==> flow/design.v <==
`timescale 1ns / 1ps
module accelerator (
    input  wire clk,
    input  wire rst_n,
    input  wire in_valid,
    input  wire [31:0] in_data,
    output wire in_ready,
    output wire out_valid,
    output wire [31:0] out_data,
    input  wire out_ready
);
parameter MAX_SHAPES = 8;
parameter MAX_REGION_W = 64;
parameter MAX_REGION_H = 64;
parameter MAX_SHAPE_CELLS = 16;
function integer clog2;
    input integer value;
    integer v;
    begin
        v = value - 1;
        for (clog2 = 0; v > 0; clog2 = clog2 + 1)
            v = v >> 1;
    end
endfunction
localparam integer SHAPE_IDX_W = clog2(MAX_SHAPES + 1);
localparam ST_IDLE        = 3'd0;
localparam ST_LOAD_SHAPES = 3'd1;
localparam ST_LOAD_REGION = 3'd2;
localparam ST_OUTPUT      = 3'd3;
reg [2:0] state;
reg [15:0] num_shapes;
reg [15:0] num_regions;
reg [15:0] regions_seen;
reg [31:0] regions_that_fit;
reg [7:0] shape_num_cells [0:MAX_SHAPES-1];
reg [SHAPE_IDX_W-1:0] shape_idx;
reg [1:0] shape_substate;  
reg [7:0] cells_remaining;
reg [15:0] region_w;
reg [15:0] region_h;
reg [7:0] region_q [0:MAX_SHAPES-1];
reg [1:0] region_substate;  
integer i;
wire accept = in_valid && in_ready;
wire shape_loading_done = (shape_idx >= num_shapes);
wire region_loading_done = (regions_seen >= num_regions);
assign in_ready =
    (state == ST_IDLE)        ? 1'b1 :
    (state == ST_LOAD_SHAPES) ? !shape_loading_done :
    (state == ST_LOAD_REGION) ? !region_loading_done :
    1'b0;  
assign out_valid = (state == ST_OUTPUT);
assign out_data  = regions_that_fit;
always @(posedge clk) begin
    if (!rst_n) begin
        state <= ST_IDLE;
        num_shapes <= 16'd0;
        num_regions <= 16'd0;
        regions_seen <= 16'd0;
        regions_that_fit <= 32'd0;
        shape_idx <= {SHAPE_IDX_W{1'b0}};
        shape_substate <= 2'd0;
        cells_remaining <= 8'd0;
        region_substate <= 2'd0;
        region_w <= 16'd0;
        region_h <= 16'd0;
        for (i = 0; i < MAX_SHAPES; i = i + 1) begin
            shape_num_cells[i] <= 8'd0;
            region_q[i] <= 8'd0;
        end
    end else begin
        case (state)
            ST_IDLE: begin
                if (accept) begin
                    num_shapes <= (in_data[15:0] > MAX_SHAPES) ? MAX_SHAPES : in_data[15:0];
                    num_regions <= in_data[31:16];
                    regions_seen <= 16'd0;
                    regions_that_fit <= 32'd0;
                    shape_idx <= {SHAPE_IDX_W{1'b0}};
                    shape_substate <= 2'd0;
                    cells_remaining <= 8'd0;
                    region_substate <= 2'd0;
                    state <= ST_LOAD_SHAPES;
                end
            end
            ST_LOAD_SHAPES: begin
                if (shape_idx >= num_shapes) begin
                    region_substate <= 2'd0;
                    state <= ST_LOAD_REGION;
                end else if (accept) begin
                    case (shape_substate)
                        2'd0: begin
                            shape_num_cells[shape_idx] <= in_data[23:16];
                            cells_remaining <= in_data[23:16];
                            if (in_data[23:16] == 0) begin
                                shape_idx <= shape_idx + 1'b1;
                                shape_substate <= 2'd0;
                            end else begin
                                shape_substate <= 2'd1;
                            end
                        end
                        2'd1: begin
                            if (cells_remaining <= 8'd4) begin
                                cells_remaining <= 8'd0;
                                shape_idx <= shape_idx + 1'b1;
                                shape_substate <= 2'd0;
                            end else begin
                                cells_remaining <= cells_remaining - 8'd4;
                                shape_substate <= 2'd1;
                            end
                        end
                        default: shape_substate <= 2'd0;
                    endcase
                end
            end
            ST_LOAD_REGION: begin
                if (regions_seen >= num_regions) begin
                    state <= ST_OUTPUT;
                end else if (accept) begin
                    case (region_substate)
                        2'd0: begin
                            region_w <= in_data[15:0];
                            region_h <= in_data[31:16];
                            for (i = 0; i < MAX_SHAPES; i = i + 1) begin
                                region_q[i] <= 8'd0;
                            end
                            region_substate <= 2'd1;
                        end
                        2'd1: begin
                            region_q[0] <= in_data[7:0];
                            if (MAX_SHAPES > 1) region_q[1] <= in_data[15:8];
                            if (MAX_SHAPES > 2) region_q[2] <= in_data[23:16];
                            if (MAX_SHAPES > 3) region_q[3] <= in_data[31:24];
                            region_substate <= 2'd2;
                        end
                        2'd2: begin
                            if (MAX_SHAPES > 4) region_q[4] <= in_data[7:0];
                            if (MAX_SHAPES > 5) region_q[5] <= in_data[15:8];
                            if (MAX_SHAPES > 6) region_q[6] <= in_data[23:16];
                            if (MAX_SHAPES > 7) region_q[7] <= in_data[31:24];
                            begin : area_calc_block
                                reg [31:0] ra;
                                reg [31:0] ta;
                                integer k;
                                ra = region_w * region_h;
                                ta = 32'd0;
                                for (k = 0; (k < MAX_SHAPES) && (k < 4); k = k + 1) begin
                                    ta = ta + (shape_num_cells[k] * region_q[k]);
                                end
                                if (MAX_SHAPES > 4) ta = ta + (shape_num_cells[4] * in_data[7:0]);
                                if (MAX_SHAPES > 5) ta = ta + (shape_num_cells[5] * in_data[15:8]);
                                if (MAX_SHAPES > 6) ta = ta + (shape_num_cells[6] * in_data[23:16]);
                                if (MAX_SHAPES > 7) ta = ta + (shape_num_cells[7] * in_data[31:24]);
                                if (ta <= ra) begin
                                    regions_that_fit <= regions_that_fit + 1'b1;
                                end
                            end
                            regions_seen <= regions_seen + 1'b1;
                            region_substate <= 2'd0;
                        end
                        default: region_substate <= 2'd0;
                    endcase
                end
            end
            ST_OUTPUT: begin
                if (out_valid && out_ready) begin
                    state <= ST_IDLE;
                end
            end
            default: state <= ST_IDLE;
        endcase
    end
end
endmodule
`timescale 1ns / 1ps
module day12_top #(
    parameter MAX_REGION_W = 64,
    parameter MAX_REGION_H = 64
) (
    input  wire clk,
    input  wire rst_n,
    input  wire in_valid,
    input  wire [31:0] in_data,
    output wire in_ready,
    output wire out_valid,
    output wire [31:0] out_data,
    input  wire out_ready
);
accelerator #(
    .MAX_REGION_W(MAX_REGION_W),
    .MAX_REGION_H(MAX_REGION_H)
) accel (
    .clk(clk),
    .rst_n(rst_n),
    .in_valid(in_valid),
    .in_data(in_data),
    .in_ready(in_ready),
    .out_valid(out_valid),
    .out_data(out_data),
    .out_ready(out_ready)
);
endmodule
Reports on day12_top

Tool output for the design above, in the order of the flow.
Lines are those of the file above, counted from 1.
Library cell names are shortened.
The mark -- stands for no value.

Top module: day12_top
Clock: clk
Cell library: sky130hd
Library corner: tt_025C_1v80

After elaboration

Source: Yosys, flattened and elaborated. Widths are those after wreduce. Registers that Yosys merges into a memory's read port (data or address) are not register bits. Print and check cells do not count. Equal cells are merged and count once.
Yosys's memory passes give these memory sizes; they may raise the number of words (mostly to a power of two), join words into wider ones and drop unused or constant bits.

Flip-flop bits (word level): 163
Bits in latches: 0
Memory bits (writable): 64
Memory bits (read-only): 0
Memory cells: 1
Output and inout port bits: 34

Memory list:

| name                  | words | bits a word | RTL line | text |
| accel.shape_num_cells | 8     | 8           | 35       | `reg [7:0] shape_num_cells [0:MAX_SHAPES-1];` |

Add/sub/neg operators: 11
$mul: 9
Div/mod/pow operators: 0
$lt $le $gt $ge: 5
Equal/unequal tests: 19
Shifts and indexed selects: 0
Mux-type cells: 85
Bitwise operators: 1
Reductions and logical operators: 22

Operators by type and width:

| operator                                                                 | count |
| 8-bit by 8-bit multiplier with 16-bit output                             | 8 |
| 32-bit two-way mux                                                       | 25 |
| 16-bit by 16-bit multiplier with 32-bit output                           | 1 |
| 32-bit adder                                                             | 7 |
| 8-bit case mux with 2-bit select                                         | 6 |
| 16-bit two-way mux                                                       | 5 |
| 8-bit two-way mux                                                        | 9 |
| 32-bit case mux with 2-bit select                                        | 1 |
| 32-bit by 1-bit adder with 32-bit output (second input constant)         | 1 |
| 32-bit less-or-equal comparator                                          | 1 |
| 16-bit case mux with 2-bit select                                        | 1 |
| 3-bit two-way mux                                                        | 9 |
| 4-bit two-way mux                                                        | 5 |
| 16-bit by 1-bit adder with 16-bit output (second input constant)         | 1 |
| 16-bit greater-or-equal comparator                                       | 1 |
| 16-bit by 4-bit > comparator with 1-bit output (second input constant)   | 1 |
| 4-bit by 16-bit greater-or-equal comparator with 1-bit output            | 1 |
| 4-bit AND reduction                                                      | 4 |
| 4-bit case mux with 2-bit select                                         | 2 |
| 5-bit AND reduction                                                      | 3 |
| 3-bit case mux with 4-bit select                                         | 1 |
| 2-bit case mux with 2-bit select                                         | 3 |
| 2-bit two-way mux                                                        | 6 |
| 1-bit two-way mux                                                        | 11 |
| 2-bit by 1-bit inequality test with 1-bit output (second input constant) | 5 |
| 2-bit inequality test (second input constant)                            | 5 |
| 3-bit inequality test (second input constant)                            | 3 |
| 8-bit by 3-bit subtractor with 8-bit output (second input constant)      | 1 |

Other operator kinds: 18; their cells: 25.

Depth

Yosys ltp: most cells in a row. Word level: on the elaborated netlist, between registers, memories and ports. Mapped: between sequential cells and ports; inverters and the memories' decode and read muxes count.

Depth after elaboration: 34
ABC_AREA: 1
Mapped depth: 62
Depth with buffers taken out: 61

Netlist

Yosys stat after the flow's synthesis: flattened, memories mapped to cells. It holds for the ABC_AREA given above (unset counts as 0); a run with the other value may have another netlist.

Cells by type:

| cell type | count |
| fa_1      | 532 |
| ha_1      | 506 |
| inv_1     | 1386 |
| nand2_1   | 1279 |
| dfxtp_1   | 165 |
| edfxtp_1  | 64 |
| a21oi_1   | 290 |
| xor2_1    | 146 |
| nor2_1    | 311 |
| nand3_1   | 158 |
| clkbuf_1  | 200 |
| o21ai_0   | 130 |
| xnor2_1   | 73 |
| nor3_1    | 68 |
| nand4_1   | 34 |
| o21bai_1  | 21 |
| a22oi_1   | 19 |
| buf_1     | 28 |

Not listed: further types 32, cells in them 125.

Cells in the netlist: 5535
Chip area (Yosys): 40741.6 um^2
Sequential part of the area: 5225.0 um^2
Mapped flip-flops: 229

Worst setup path after synthesis

Source: OpenSTA report_checks on the synthesized netlist (no wires, ideal clock, input and output delay 20% of the period each), path of least setup slack; recovery checks are left aside. Register names are those of the netlist, which keeps one name where synthesis merged equal registers.

Path kind: input-to-reg
Start point: in in_data[2]
End point: reg accel.regions_that_fit[23]
Clock period: 14.5 ns
Library setup time: 0.070 ns
Time at the first pin: 2.900 ns
Arrival time: 12.713 ns
Data required time: 14.430 ns
Path slack: 1.716 ns
Path delay: 9.883 ns
Driving pins on the path: 53
Path buffers: 2
Synthesis period reached: 12.784 ns

"path delay" = arrival - input delay + setup time.
"driving pins on the path": output pins that drive a net of the path, with the launching flip-flop's if there is one; two outputs of one cell count as two.
"synthesis period reached" is the clock period less the worst setup slack; recovery checks do not enter. This is arithmetic on one report: input and output delays are still those of the set period (20% each).
The rows between start and end are the longest chain of elaborated cells between them; the timing report does not say that the signal goes this way. Where chains are equally long, one stands for them.
Each line given opens the expression or statement behind the cell; cells for indexed reads and writes are added by Yosys, which also makes memories of some case tables.
At most two assigning lines are given for a register; there are more.

Path through: clkbuf_1 > nand2_1 > inv_1 > fa_1 > inv_1 > fa_1 > fa_1 > fa_1 > inv_1 > ha_1 > inv_1 > nor3_1 > a21oi_1 > o21ai_0 > xor2_1 > fa_1 > fa_1 > fa_1 > [... 17 more ...] > a21oi_1 > nand2_1 > xnor2_1 > inv_1 > ha_1 > nand2_1 > inv_1 > nand3_1 > nor3_1 > nand3_1 > nor4_1 > nand3_1 > nand2_1 > inv_2 > nand4_4 > buf_2 > nand3_1 > a21oi_1
Cells in the longest elaborated chain: 31
Elaborated cells between the ends (all ways): 33
RTL lines with such cells: 10
Classes of those cells: add/sub: 4; mul: 1; compare: 1; eq/ne: 1; mux: 25; reduce/logical: 1

Ends and longest elaborated chain, after synthesis:

| item                                         | RTL line | text |
| start: declaration                           | 183      | `input  wire [31:0] in_data,` |
| 8-bit by 8-bit multiplier with 16-bit output | 150      | `if (MAX_SHAPES > 4) ta = ta + (shape_num_cells[4] * in_data[7:0]);` |
| 32-bit adder                                 | 150      |  |
| 32-bit two-way mux                           | 120      | `case (region_substate)` |
| 32-bit two-way mux                           | 119      | `end else if (accept) begin` |
| 32-bit two-way mux                           | 117      | `if (regions_seen >= num_regions) begin` |
| 32-bit two-way mux                           | 72       | `case (state)` |
| 32-bit two-way mux                           | 55       | `if (!rst_n) begin` |
| [... 17 more ...]                            | --       |  |
| 32-bit two-way mux                           | 55       |  |
| 32-bit less-or-equal comparator              | 154      | `if (ta <= ra) begin` |
| 32-bit two-way mux                           | 154      |  |
| 32-bit two-way mux                           | 120      |  |
| 32-bit two-way mux                           | 119      |  |
| 32-bit two-way mux                           | 117      |  |
| 32-bit case mux with 2-bit select            | 72       |  |
| end: assignment                              | 78       | `regions_that_fit <= 32'd0;` |
| end: assignment                              | 155      | `regions_that_fit <= regions_that_fit + 1'b1;` |
| end: declaration                             | 34       | `reg [31:0] regions_that_fit;` |

Timing after layout

From the final timing report of run B: the path of least setup slack in the routed layout; clock arrival at registers is part of the times.

Path kind: input-to-reg
Start point: in in_data[3]
End point: reg accel.regions_that_fit[21]
Clock period: 18.7 ns
Library setup time: 0.07 ns
Time at the first pin: 3.74 ns
Arrival time: 16.77 ns
Data required time: 19.23 ns
Path slack: 2.46 ns
Driving pins on the path: 60
Path buffers: 3

The rows between start and end are the longest chain of elaborated cells between them; the timing report does not say that the signal goes this way. Where chains are equally long, one stands for them.
At most two assigning lines are given for a register; there are more.

Path through: clkdlybuf4s50_1 > clkbuf_1 > nand2_1 > fa_1 > inv_1 > fa_1 > inv_1 > fa_1 > fa_1 > inv_1 > ha_1 > nand2_1 > nand2_1 > a31oi_1 > xor2_1 > fa_1 > fa_1 > fa_1 > [... 24 more ...] > nand2_1 > nand2_1 > nand2b_4 > nor2_1 > nand2_1 > nand2_1 > ha_1 > nand2_1 > nor2_1 > nand3_1 > nor4_1 > nand3_1 > nand2_1 > inv_2 > nand4_4 > buf_2 > nand3_1 > a21oi_1
Cells in the longest elaborated chain: 31
Elaborated cells between the ends (all ways): 33
RTL lines with such cells: 10
Classes of those cells: add/sub: 4; mul: 1; compare: 1; eq/ne: 1; mux: 25; reduce/logical: 1

Ends and longest elaborated chain, after layout:

| item                                         | RTL line | text |
| start: declaration                           | 183      | `input  wire [31:0] in_data,` |
| 8-bit by 8-bit multiplier with 16-bit output | 150      | `if (MAX_SHAPES > 4) ta = ta + (shape_num_cells[4] * in_data[7:0]);` |
| 32-bit adder                                 | 150      |  |
| 32-bit two-way mux                           | 120      | `case (region_substate)` |
| 32-bit two-way mux                           | 119      | `end else if (accept) begin` |
| 32-bit two-way mux                           | 117      | `if (regions_seen >= num_regions) begin` |
| 32-bit two-way mux                           | 72       | `case (state)` |
| 32-bit two-way mux                           | 55       | `if (!rst_n) begin` |
| [... 17 more ...]                            | --       |  |
| 32-bit two-way mux                           | 55       |  |
| 32-bit less-or-equal comparator              | 154      | `if (ta <= ra) begin` |
| 32-bit two-way mux                           | 154      |  |
| 32-bit two-way mux                           | 120      |  |
| 32-bit two-way mux                           | 119      |  |
| 32-bit two-way mux                           | 117      |  |
| 32-bit case mux with 2-bit select            | 72       |  |
| end: assignment                              | 78       | `regions_that_fit <= 32'd0;` |
| end: assignment                              | 155      | `regions_that_fit <= regions_that_fit + 1'b1;` |
| end: declaration                             | 34       | `reg [31:0] regions_that_fit;` |

==> runs of day12_top <==
day12_top through Yosys and OpenROAD on sky130hd: 4 stored runs, unordered, with their settings and measured results. The constraints put input and output delay at 20% of the set period each and load the outputs with 0.01 pF.
"achieved period" means the clock period less the worst setup slack. The figure is calculated, with input and output delays left at 20% of the set period.
A setting shown as - is not set for that run.
Results: - = not shown.

| item                                   | run A | run B   | run C   | run D   |
| ABC_AREA                               | 1     | 1       | 0       | 1       |
| CELL_PAD_IN_SITES_GLOBAL_PLACEMENT     | 2     | 0       | 1       | -       |
| CORE_MARGIN                            | 9     | 9       | 5       | 9       |
| CORE_UTILIZATION                       | 57    | 57      | 56      | 57      |
| CTS_CLUSTER_SIZE                       | 69    | 69      | -       | 52      |
| GPL_TIMING_DRIVEN                      | 0     | 0       | -       | 0       |
| PLACE_DENSITY                          | 0.64  | 0.64    | 0.68    | 0.64    |
| SLEW_MARGIN                            | 35    | 35      | 35      | 35      |
| TNS_END_PERCENT                        | 35    | 35      | 55      | 80      |
| period_ns                              | 14.5  | 18.7    | 11.1    | 14.5    |
| CAP_MARGIN                             | 20    | 20      | 5       | 20      |
| CORE_ASPECT_RATIO                      | -     | 1.53    | 1.94    | -       |
| HOLD_SLACK_MARGIN                      | -     | -0.07   | -       | -       |
| MAX_ROUTING_LAYER                      | -     | met4    | met4    | -       |
| CELL_PAD_IN_SITES_DETAIL_PLACEMENT     | -     | -       | 0       | -       |
| CTS_CLUSTER_DIAMETER                   | -     | -       | 308     | -       |
| GPL_ROUTABILITY_DRIVEN                 | -     | -       | 1       | -       |
| SETUP_SLACK_MARGIN                     | -     | -       | 0.38    | -       |
| utilization                            | -     | 0.616   | 0.659   | 0.622   |
| worst slack on setup checks (ns)       | -     | 2.460   | -2.175  | 0.515   |
| Yosys chip area after synthesis (um^2) | -     | 40741.6 | 38687.1 | 40741.6 |
| die footprint (um^2)                   | -     | 81643.4 | 74731.0 | 81424.6 |
| setup TNS (ns)                         | -     | 0.000   | -67.398 | 0.000   |
| achieved period (ns)                   | -     | 16.240  | 13.275  | 13.985  |
| lowest hold slack (ns)                 | -     | 0.442   | 0.457   | 0.444   |

Run A: stopped before the end: placement reported GPL-0301
